==> flow/design.v <==
module s_mem(input logic [7:0] address, input logic clock, input logic [7:0] data,
             input logic wren, output logic [7:0] q);
    logic [7:0] mem [0:255];
    always_ff @(posedge clock) begin
        if (wren) begin
            mem[address] <= data;
            q <= data;
        end
        else q <= mem[address];
    end
endmodule
module init(input logic clk, input logic rst_n,
            input logic en, output logic rdy,
            output logic [7:0] addr, output logic [7:0] wrdata, output logic wren);
    logic high;
    logic [7:0] i;
    enum {WAIT,EXEC,DONE} state;
    always_ff @(posedge clk)begin
        if(rst_n == 0) begin
            state <= WAIT;
            high <= 0;
        end
        else unique case(state)
            WAIT:begin
                i <= 0;
                if(en) high <= 1;
                if(!en&& high)begin 
                    high <= 0;
                    state <= EXEC;
                end
            end
            EXEC:begin
                if(i<=255) begin
                    if(addr<255) state<= EXEC;
                    else state <= DONE;
                    i <= i+1;
                end
            end
            DONE:begin
                state <= WAIT;
                i<=0;
            end
        endcase 
    end
    always_comb begin
        wrdata = 0;
        addr = 0;
        rdy = 1;
        wren = 0;
        case(state)
            WAIT: begin
                wrdata = 0;
                addr = 0;
                if(!en&& high) rdy = 0;
                else rdy = 1;
                wren = 0;
            end
            EXEC:begin
                wrdata = i;
                addr = i;
                rdy = 0;
                if(en == 0)
                    wren = 1;
                else wren = 0;
            end
            DONE: begin
                wrdata = 0;
                addr = 0;
                rdy = 0;
                wren = 0;
            end
        endcase
    end
endmodule
module ksa(input logic clk, input logic rst_n,
           input logic en, output logic rdy,
           input logic [23:0] key,
           output logic [7:0] addr, input logic [7:0] rddata, output logic [7:0] wrdata, output logic wren);
    logic high;
    logic [7:0] i,j,si,sj,key0,key1,key2,temp_si;
    logic [3:0] what;
    enum {WAIT,RDSi,RDSj,WRSi,WRSj} state;
    always_ff @(posedge clk)begin
        if(rst_n == 0) begin
            state <= WAIT;
            high <= 0;
        end
        else unique case(state)
            WAIT:begin
                i <= 0;
                j <= 0;
                si <=0;
                sj <=0;
                if(en) high <= 1;
                if(!en && high)begin 
                    high <= 0;
                    state <= RDSi;
                end
            end
            RDSi:begin
                state <= RDSj;
            end
            RDSj:begin
                si <= rddata;
                case (i % 3)
                    0: j <= (j + temp_si + key[23:16]) % 256;  
                    1: j <= (j + temp_si + key[15:8]) % 256;   
                    2: j <= (j + temp_si + key[7:0]) % 256;   
                endcase
                state <= WRSj;
            end
            WRSj:begin 
                sj<=rddata;
                state <= WRSi;
            end
            WRSi:begin
                if(i<255) begin
                    state <= RDSi;
                    i <= i+1;
                end
                else state <= WAIT;
            end
        endcase 
    end
    always_comb begin
        temp_si = 0;
        wrdata = 0;
        addr = 0;
        rdy = 0;
        wren = 0;
        case(state)
            WAIT:begin
                wrdata = 0;
                addr = 0;
                rdy = 1;
                wren = 0;
            end
            RDSi:begin
                wrdata = 0;
                addr = i;
                rdy = 0;
                wren = 0;
            end
            RDSj:begin
                temp_si =rddata;
                wrdata = 0;
                case (i % 3)
                    0: addr = (j + temp_si + key[23:16]) % 256;  
                    1: addr = (j + temp_si + key[15:8]) % 256;   
                    2: addr = (j + temp_si + key[7:0]) % 256;   
                endcase
                rdy = 0;
                wren = 0;
            end
            WRSj:begin
                wrdata = si;
                addr = j;
                rdy = 0;
                wren = 1;
            end
            WRSi:begin
                wrdata = sj;
                addr = i;
                rdy = 0;
                wren = 1;
            end
        endcase
    end
endmodule
module prga(input logic clk, input logic rst_n,
            input logic en, output logic rdy,
            input logic [23:0] key,
            output logic [7:0] s_addr, input logic [7:0] s_rddata, output logic [7:0] s_wrdata, output logic s_wren,
            output logic [7:0] ct_addr, input logic [7:0] ct_rddata,
            output logic [7:0] pt_addr, input logic [7:0] pt_rddata, output logic [7:0] pt_wrdata, output logic pt_wren);
    logic high;
    logic [7:0] pad [255:0];
    logic [7:0] i,j,k,si,sj,msg_len,ctk,temp_si;
    logic [3:0] what;
    enum {WAIT,RDSi,RDSj,WRSi,WRSj,SETj,GETSj,MSG_LEN,GET_LEN,PADk,RDPADk, 
    PT_LEN,RDCTk, GETCTk, WRPTk} state;
    always_ff @(posedge clk)begin
        if(rst_n == 0) begin
            state <= WAIT;
            high <= 0;
        end
        else unique case(state)
            WAIT:begin
                i <= 0;
                j <= 0;
                k <= 1;
                si <=0;
                sj <=0;
                pad[i] <= 8'h0;
                if(en) high <= 1;
                if(!en && high)begin 
                    high <= 0;
                    state <= MSG_LEN;
                end
            end
            MSG_LEN:begin
                state <= GET_LEN;
            end
            GET_LEN:begin
                msg_len <= ct_rddata;
                state <=RDSi;
            end
            RDSi:begin
                if(msg_len != 0) begin 
                    i <= (i+1) % 256;
                end
                state <=SETj;
            end
            SETj:begin
                si <= s_rddata;
                j <= (j + temp_si) % 256; 
                state <= RDSj;
            end
            RDSj:begin
                state <= GETSj;
            end
            GETSj:begin
                sj<=s_rddata;
                state <= WRSj;
            end
            WRSj:begin 
                state <= WRSi;
            end
            WRSi:begin
                state <= RDPADk;
            end
            RDPADk:begin
                state <= PADk;
            end
            PADk:begin
                pad[k] <= s_rddata;
                if(k<msg_len) begin
                    state <= RDSi;
                    k <= k + 1;
                end
                else begin
                    state <= PT_LEN;
                    k<=1;
                end
            end
            PT_LEN:begin
               if(msg_len == 0) state <= WAIT;
               else state <= RDCTk;
            end
            RDCTk:begin
                state <= GETCTk;
            end
            GETCTk:begin
                ctk <= ct_rddata;
                state <= WRPTk;
            end
            WRPTk:begin
                if(k<msg_len) begin
                    state <= RDCTk;
                    k <= k + 1;
                end
                else state <= WAIT;
            end
        endcase 
    end
    always_comb begin
        s_wrdata = 8'b0;
        s_addr = 8'b0;
        s_wren = 1'b0;
        ct_addr = 8'b0;
        pt_wrdata = 8'b0;
        pt_addr = 8'b0;
        pt_wren = 1'b0;
        rdy = 1'b0;
        temp_si = 0;
        case(state)
            WAIT:begin
                s_wrdata = 0;
                s_addr = 0;
                rdy = 1;
                s_wren = 0;
            end
            MSG_LEN:begin
                ct_addr = i;
                rdy = 0;
            end
            GET_LEN:begin
                ct_addr = i;
                rdy = 0;
            end
            RDSi:begin
                s_wrdata = 0;
                s_addr = (i+1) % 256;
                rdy = 0;
                s_wren = 0;
            end
            SETj:begin
                temp_si = s_rddata;
                s_wrdata = 0;
                s_addr = i;
                rdy = 0;
                s_wren = 0;
            end
            RDSj:begin
                s_wrdata = 0;
                s_addr = j;
                rdy = 0;
                s_wren = 0;
            end
            GETSj:begin
                s_wrdata = 0;
                s_addr = j;
                rdy = 0;
                s_wren = 0;
            end
            WRSj:begin
                s_wrdata = si;
                s_addr = j;
                rdy = 0;
                s_wren = 1;
            end
            WRSi:begin
                s_wrdata = sj;
                s_addr = i;
                rdy = 0;
                s_wren = 1;
            end
            RDPADk:begin
                s_wrdata = 0;
                s_addr = (sj+si) % 256;
                rdy = 0;
                s_wren = 0;
            end
            PADk:begin
                s_wrdata = 0;
                s_addr = (sj+si) % 256;
                rdy = 0;
                s_wren = 0;
            end
            PT_LEN:begin
                pt_wrdata = msg_len;
                pt_addr = 0;
                rdy = 0;
                pt_wren = 1;
            end
            RDCTk:begin
                ct_addr = k;
                rdy = 0;
            end
            GETCTk:begin
                ct_addr = k;
                rdy = 0;
            end
            WRPTk:begin
                pt_wrdata = pad[k] ^ ctk; 
                pt_addr = k;
                rdy = 0;
                pt_wren = 1;
            end
        endcase
    end
endmodule
module arc4(input logic clk, input logic rst_n,
            input logic en, output logic rdy,
            input logic [23:0] key,
            output logic [7:0] ct_addr, input logic [7:0] ct_rddata,
            output logic [7:0] pt_addr, input logic [7:0] pt_rddata, output logic [7:0] pt_wrdata, output logic pt_wren);
    logic[7:0] ADDR,WRDATA,Q,ksaADDR,ksaWRDATA,initADDR,initWRDATA,
    prgaADDR,prgaWRDATA;
    logic WREN,ksaWREN,initWREN,initEN,ksaEN,ksaRDY,initRDY,
    prgaEN,prgaRDY,prgaWREN;
    logic high,startflag,initflag,ksaflag,prgaflag;
    enum {WAIT,EXEC,DONE} state;
    always_ff @(posedge clk)begin
        if(rst_n == 0) begin
            state <= WAIT;
            high <= 0; startflag <= 0; initflag <= 0; ksaflag <= 0; prgaflag <= 0;
            initEN <= 0; ksaEN <= 0; prgaEN <= 0;
        end
        else unique case(state)
            WAIT:begin
                if(en) high <= 1;
                if(!en&& high)begin 
                    high <= 0;
                    state <= EXEC;
                    startflag<=1;
                end
            end
            EXEC:begin
                if(startflag) begin 
                    initEN <= 1;
                    startflag <=0;
                end                   
                else initEN <= 0;
                if(!initRDY) initflag <= 1;
                if(initflag && initRDY) begin 
                    initflag <= 0;
                    ksaEN <=1;
                end
                else ksaEN <= 0;
                if(!ksaRDY) ksaflag <= 1;
                if(ksaflag && ksaRDY) begin 
                    ksaflag <= 0;
                    prgaEN <=1;
                end
                else prgaEN <= 0;
                if(!prgaRDY) prgaflag <= 1;
                if(prgaflag && prgaRDY) begin 
                    prgaflag <= 0;
                    state <= WAIT;
                end
                else state <= EXEC;
            end
        endcase 
    end
    always_comb begin
        case(state)
            WAIT: rdy = 1;
            EXEC: rdy = 0;
            default: rdy = 1;
        endcase
    end
    assign WREN = (initRDY & ksaRDY) ? prgaWREN:(initRDY ? ksaWREN : initWREN);
    assign ADDR = (initRDY & ksaRDY) ? prgaADDR:(initRDY ? ksaADDR : initADDR);
    assign WRDATA = (initRDY & ksaRDY) ? prgaWRDATA:(initRDY ? ksaWRDATA : initWRDATA);
    s_mem s(.address(ADDR), .clock(clk), .data(WRDATA), .wren(WREN), .q(Q));
    init i(.clk(clk), .rst_n(rst_n), .en(initEN), .rdy(initRDY),
        .addr(initADDR),.wrdata(initWRDATA),.wren(initWREN));
    ksa k(.clk(clk),.rst_n(rst_n),
        .en(ksaEN), .rdy(ksaRDY),
        .key(key), .addr(ksaADDR), .rddata(Q), .wrdata(ksaWRDATA), .wren(ksaWREN));
    prga p(.clk(clk), .rst_n(rst_n), .en(prgaEN), .rdy(prgaRDY),.key(key),.s_addr(prgaADDR),.s_rddata(Q),
    .s_wrdata(prgaWRDATA),.s_wren(prgaWREN),.ct_addr(ct_addr), .ct_rddata(ct_rddata), .pt_addr(pt_addr), .pt_rddata(pt_rddata), 
    .pt_wrdata(pt_wrdata), .pt_wren(pt_wren));
endmodule
# Tool chain data of arc4
# What the tools print for arc4, step after step.
# Line numbers count from 1 in the design file above.
# Operators: Yosys type, input widths -> output width; for muxes data width and select width s.
inputs:
  top: "arc4"
  clock: "clk"
  cell_library: "sky130hd"
  pvt_corner: "tt_025C_1v80"

# Word level
# Yosys after proc, flatten, opt, wreduce and memory -nomap, before mapping. Print and check cells are not counted. Equal cells are merged and count once.
# Memory sizes are those after Yosys's memory passes, which may raise the word count (mostly to a power of two), join words into wider ones and drop unused or constant bits.
bits:
  ff_bits: 235
  n_memories: 2
  output_inout_bits: 26
  ram_bits: 4096
  clocked_rd_ports_x_width: 16
memory_table:
  columns: ["name", "size", "width", "rd", "wr", "line_no", "rtl"]
  rows:
  - ["p.pad", 256, 8, 1, 1, 177, "logic [7:0] pad [255:0];"]
  - ["s.mem", 256, 8, 1, 1, 3, "logic [7:0] mem [0:255];"]
op_classes:
  div_mod_pow: 1
  mux: 94
  n_eq: 35
  n_logic: 2
  cmp: 4
  n_reduce_logical: 70
  addsub: 14
op_table:
  columns: ["cell", "count"]
  rows:
  - ["$pmux 32 s15", 1]
  - ["$eq 32x4->1 const B", 7]
  - ["$pmux 8 s2", 13]
  - ["$eq 32x2->1 const B", 6]
  - ["$mux 8", 24]
  - ["$eq 32x1->1 const B", 5]
  - ["$eq 32x3->1 const B", 5]
  - ["$logic_not 32->1", 5]
  - ["$pmux 32 s5", 1]
  - ["$mux 32", 5]
  - ["$pmux 32 s3", 1]
  - ["$pmux 8 s3", 4]
  - ["$add 8x8->8", 10]
  - ["$mod 8x2->32 const B", 1]
  - ["$pmux 32 s2", 1]
  - ["$mux 1", 35]
  - ["$reduce_and 2->1", 16]
  - ["$add 8x1->8 const B", 4]
  - ["$pmux 8 s4", 1]
  - ["$reduce_or 14->1", 2]
  - ["$reduce_bool 2->1", 12]
  - ["$reduce_or 2->1", 10]
  - ["$reduce_and 3->1", 6]
  - ["$lt 8x8->1 const B", 2]
  - ["$reduce_bool 15->1", 1]
  - ["$ne 2x1->1 const B", 7]
  - ["$mux 4", 3]
  - ["$ne 2x2->1 const B", 4]
# Not listed: further kinds 15, cells in them 28.

# Longest topological paths
# Yosys ltp: most cells in a row. Word level: on the elaborated netlist, between registers, memories and ports. Mapped: between sequential cells and ports; inverters and the memories' decode and read muxes count.
depth:
  ltp_word: 7
  ABC_AREA: 0
  depth_mapped: 40

# Mapped cells and area
# The flow's flattened synthesis, as Yosys stat reports it; memories are mapped. The netlist is that of the ABC_AREA named above (0 if unset); the other value can give another one.
synth_totals:
  stdcells: 7595
  synth_area_um2: 168502.9
  ffs: 4244
types:
  columns: ["cell_type", "count"]
  rows:
  - ["sky130_fd_sc_hd__edfxtp_1", 4192]
  - ["sky130_fd_sc_hd__mux4_2", 1356]
  - ["sky130_fd_sc_hd__nor2_1", 319]
  - ["sky130_fd_sc_hd__nor3_1", 231]
  - ["sky130_fd_sc_hd__clkbuf_1", 289]
  - ["sky130_fd_sc_hd__dfxtp_1", 52]
  - ["sky130_fd_sc_hd__ha_1", 58]
  - ["sky130_fd_sc_hd__and2_1", 99]
  - ["sky130_fd_sc_hd__nand2_1", 156]
  - ["sky130_fd_sc_hd__buf_1", 121]
  - ["sky130_fd_sc_hd__xnor2_1", 47]
  - ["sky130_fd_sc_hd__a21oi_1", 55]
  - ["sky130_fd_sc_hd__nor4_1", 39]
  - ["sky130_fd_sc_hd__o21ai_0", 44]
  - ["sky130_fd_sc_hd__xor2_1", 25]
  - ["sky130_fd_sc_hd__nand2b_1", 32]
  - ["sky130_fd_sc_hd__a21o_1", 26]
  - ["sky130_fd_sc_hd__a22oi_1", 26]
# Other cell types: 74; their cells: 428.
# By module: a second synthesis without flattening, with its own total; a netlist apart from the flattened one above.
unflattened:
  hier_cells: 8622
  area_unflattened_um2: 169415.0
# Each row is one instance without its submodules.
modules:
  columns: ["module", "area_um2", "n_inst", "n_cells"]
  rows:
  - ["prga", 84360.9, 1, 4279]
  - ["s_mem", 79556.3, 1, 3733]
  - ["ksa", 4080.2, 1, 443]
  - ["arc4", 725.7, 1, 96]
  - ["init", 691.9, 1, 71]

# Timing after synthesis
# Source: OpenSTA report_checks on the synthesized netlist (no wires, ideal clock, input and output delay 20% of the period each), path of least setup slack; recovery checks are left aside. Register names are those of the netlist, which keeps one name where synthesis merged equal registers.
synth_path:
  path_kind: "reg2reg"
  from: "register i.state"
  to: "memory s.mem[0][3]"
  n_path_buf: 2
  delay_ns: 10.111
  t_required_ns: 10.370
  path_slack_ns: 1.889
  driving_pins: 7
  t_arrival_ns: 8.481
  tclk_ns: 12.0
  setup_time_ns: 1.630
  period_less_setup_slack_ns: 10.111
# "delay_ns" is the arrival time less input delay plus setup time.
# "driving_pins" counts driving pins, that of a launching flip-flop among them; a cell with two outputs on the path counts twice.
# "period_less_setup_slack_ns" = period - worst setup slack (recovery checks aside). The figure is calculated, with input and output delays left at 20% of the set period.
# An end named without its bit number is one bit of that signal or, where synthesis recoded a state register, one of its new flip-flops.
# A register here has more assigning lines than the two given.
synth_between:
  path_cell_list: "sky130_fd_sc_hd__dfxtp_1 > sky130_fd_sc_hd__or2_2 > sky130_fd_sc_hd__clkbuf_1 > sky130_fd_sc_hd__o21ai_1 > sky130_fd_sc_hd__and2_1 > sky130_fd_sc_hd__clkbuf_1 > sky130_fd_sc_hd__a22oi_1"
synth_rtl:
  columns: ["item", "line_no", "rtl"]
  rows:
  - ["from (decl)", 17, "enum {WAIT,EXEC,DONE} state;"]
  - ["from (assign)", 20, "state <= WAIT;"]
  - ["from (assign)", 29, "state <= EXEC;"]
  - ["to (decl)", 3, "logic [7:0] mem [0:255];"]
# Chain of elaborated cells between the ends: none given.

# Timing after layout
# Path of least setup slack in the final report of stored run 2 (OpenROAD, finished layout, wires in). Where an end is a register, its clock arrival counts in the times.
layout_path:
  path_kind: "reg2reg"
  from: "register k.i[6]"
  to: "memory s.mem[138][4]"
  t_required_ns: 18.13
  tclk_ns: 17.5
  setup_time_ns: 0.37
  t_arrival_ns: 13.81
  n_path_buf: 5
  driving_pins: 35
  path_slack_ns: 4.33
# Between the ends stands the longest chain of elaborated cells between them, by number of cells; it is not shown to be the way that was timed. Of several equally long chains one is given.
# A line is the first line of the expression or statement that the cell stems from. Yosys adds cells for indexed reads and writes and turns some case tables into memories.
layout_between:
  path_cell_list: "sky130_fd_sc_hd__edfxtp_1 > sky130_fd_sc_hd__buf_2 > sky130_fd_sc_hd__buf_1 > sky130_fd_sc_hd__clkbuf_1 > sky130_fd_sc_hd__ha_1 > sky130_fd_sc_hd__buf_2 > sky130_fd_sc_hd__nor4bb_1 > sky130_fd_sc_hd__nor4b_1 > sky130_fd_sc_hd__a31oi_1 > sky130_fd_sc_hd__o211ai_2 > sky130_fd_sc_hd__a21oi_1 > sky130_fd_sc_hd__inv_1 > sky130_fd_sc_hd__ha_1 > sky130_fd_sc_hd__a211oi_1 > sky130_fd_sc_hd__mux2_1 > sky130_fd_sc_hd__o311ai_1 > sky130_fd_sc_hd__xnor2_1 > sky130_fd_sc_hd__inv_2 > sky130_fd_sc_hd__ha_1 > sky130_fd_sc_hd__nor3_1 > sky130_fd_sc_hd__o211ai_1 > sky130_fd_sc_hd__o21ai_1 > sky130_fd_sc_hd__o2111a_1 > sky130_fd_sc_hd__o31a_1 > sky130_fd_sc_hd__o21ai_2 > sky130_fd_sc_hd__and2_1 > sky130_fd_sc_hd__a221o_1 > sky130_fd_sc_hd__fa_1 > sky130_fd_sc_hd__inv_1 > sky130_fd_sc_hd__a221oi_1 > sky130_fd_sc_hd__a21o_1 > sky130_fd_sc_hd__nor2b_1 > sky130_fd_sc_hd__nand2_1 > sky130_fd_sc_hd__buf_2 > sky130_fd_sc_hd__nor3_2"
  elab_chain_len: 7
layout_rtl:
  columns: ["item", "line_no", "rtl"]
  rows:
  - ["from (decl)", 80, "logic [7:0] i,j,si,sj,key0,key1,key2,temp_si;"]
  - ["from (assign)", 90, "i <= 0;"]
  - ["from (assign)", 119, "i <= i+1;"]
  - ["$mod 8x2->32", 147, "case (i % 3)"]
  - ["$eq 32x2->1", 147, null]
  - ["$pmux 8 s3", 147, null]
  - ["$pmux 8 s3", 131, "case(state)"]
  - ["$mux 8 (2 in a row)", 424, "assign ADDR = (initRDY & ksaRDY) ? prgaADDR:(initRDY ? ksaADDR : initADDR);"]
  - ["$mux 8", 5, "if (wren) begin"]
  - ["to (decl)", 3, "logic [7:0] mem [0:255];"]
# Nets of the timed path that keep an RTL name, with a line that drives or declares them; the list need not be complete.
layout_named_nets:
  columns: ["net", "line_no"]
  rows:
  - ["ADDR[1]", 424]

# Module arc4, platform sky130hd: 4 stored runs of the flow (Yosys, OpenROAD) with differing settings, in no particular order. Input and output delays are each 20% of the period that was set; the output load is 0.01 pF.
# "period_less_ws_ns": clock period set for the run, less the worst setup slack. It is reckoned from that one timing run; input and output delays stay at 20% of the period that was set.
# "timing.worst_path_ns" = time allowed to the worst setup path (clock period - input delay - output delay, where it has them) - its slack; a late launch clock adds to it, a late capture clock takes from it.
# By "final_power_uw" is meant OpenSTA's value without simulated activity: inputs other than the clock are taken to toggle once in ten clock periods, and the tool carries that through the logic.
runs:
  - name: "stored run 1"
    settings:
      CAP_MARGIN: 25
      CELL_PAD_IN_SITES_DETAIL_PLACEMENT: 2
      CELL_PAD_IN_SITES_GLOBAL_PLACEMENT: 2
      CORE_ASPECT_RATIO: 0.68
      CTS_CLUSTER_SIZE: 68
      GPL_ROUTABILITY_DRIVEN: 1
      GPL_TIMING_DRIVEN: 0
      HOLD_SLACK_MARGIN: -0.02
      MAX_ROUTING_LAYER: "met4"
      MIN_ROUTING_LAYER: "met2"
      PLACE_DENSITY_LB_ADDON: 0.28
      SETUP_SLACK_MARGIN: 1.01
      TNS_END_PERCENT: 85
      period_ns: 6.13
      CORE_MARGIN: 2
      CORE_UTILIZATION: 40
      SLEW_MARGIN: 20
    outcome: "no final report: routing broke off with GRT-0116"
  - name: "stored run 2"
    settings:
      CAP_MARGIN: 25
      CELL_PAD_IN_SITES_GLOBAL_PLACEMENT: 2
      CORE_ASPECT_RATIO: 0.68
      CTS_CLUSTER_SIZE: 68
      GPL_ROUTABILITY_DRIVEN: 0
      GPL_TIMING_DRIVEN: 0
      HOLD_SLACK_MARGIN: -0.02
      MAX_ROUTING_LAYER: "met4"
      MIN_ROUTING_LAYER: "met2"
      PLACE_DENSITY_LB_ADDON: 0.28
      SETUP_SLACK_MARGIN: 1.01
      TNS_END_PERCENT: 85
      period_ns: 17.5
      CORE_MARGIN: 2
      CORE_UTILIZATION: 40
      SLEW_MARGIN: 20
    results:
      final_power_uw: 20669
      post_route_stdcell_area_um2: 196640.0
      timing.hold.ws_ns: 0.408
      timing.worst_path_ns: 13.17
      worst_path_kind: "reg2reg"
      layout_utilization_frac: 0.469
      period_less_ws_ns: 13.174
      setup_tns_ns: 0.000
      synthArea_um2: 168502.9
      setup_ws_ns: 4.326
      die_footprint_um2: 426562.0
  - name: "stored run 3"
    settings:
      CAP_MARGIN: 25
      CTS_CLUSTER_SIZE: 68
      GPL_ROUTABILITY_DRIVEN: 1
      GPL_TIMING_DRIVEN: 0
      HOLD_SLACK_MARGIN: -0.02
      MAX_ROUTING_LAYER: "met4"
      MIN_ROUTING_LAYER: "met2"
      PLACE_DENSITY_LB_ADDON: 0.28
      SETUP_SLACK_MARGIN: 1.01
      TNS_END_PERCENT: 85
      period_ns: 17.5
      CORE_MARGIN: 2
      CORE_UTILIZATION: 40
      SLEW_MARGIN: 20
    results:
      final_power_uw: 20908
      post_route_stdcell_area_um2: 196556.0
      timing.hold.ws_ns: 0.451
      timing.worst_path_ns: 13.53
      worst_path_kind: "reg2reg"
      layout_utilization_frac: 0.468
      period_less_ws_ns: 13.533
      setup_tns_ns: 0.000
      synthArea_um2: 168502.9
      setup_ws_ns: 3.967
      die_footprint_um2: 426468.0
  - name: "stored run 4"
    settings:
      CAP_MARGIN: 35
      CELL_PAD_IN_SITES_DETAIL_PLACEMENT: 0
      CELL_PAD_IN_SITES_GLOBAL_PLACEMENT: 1
      CORE_ASPECT_RATIO: 0.67
      CORE_MARGIN: 5
      CORE_UTILIZATION: 15
      CTS_CLUSTER_DIAMETER: 370
      GPL_ROUTABILITY_DRIVEN: 1
      MAX_ROUTING_LAYER: "met5"
      MIN_ROUTING_LAYER: "met1"
      PLACE_DENSITY: 0.82
      period_ns: 9.48
      SLEW_MARGIN: 20
    results:
      final_power_uw: 36807
      post_route_stdcell_area_um2: 205072.0
      timing.hold.ws_ns: 0.447
      timing.worst_path_ns: 9.03
      worst_path_kind: "reg2reg"
      layout_utilization_frac: 0.183
      period_less_ws_ns: 9.035
      setup_tns_ns: 0.000
      synthArea_um2: 168502.9
      setup_ws_ns: 0.445
      die_footprint_um2: 1145080.0
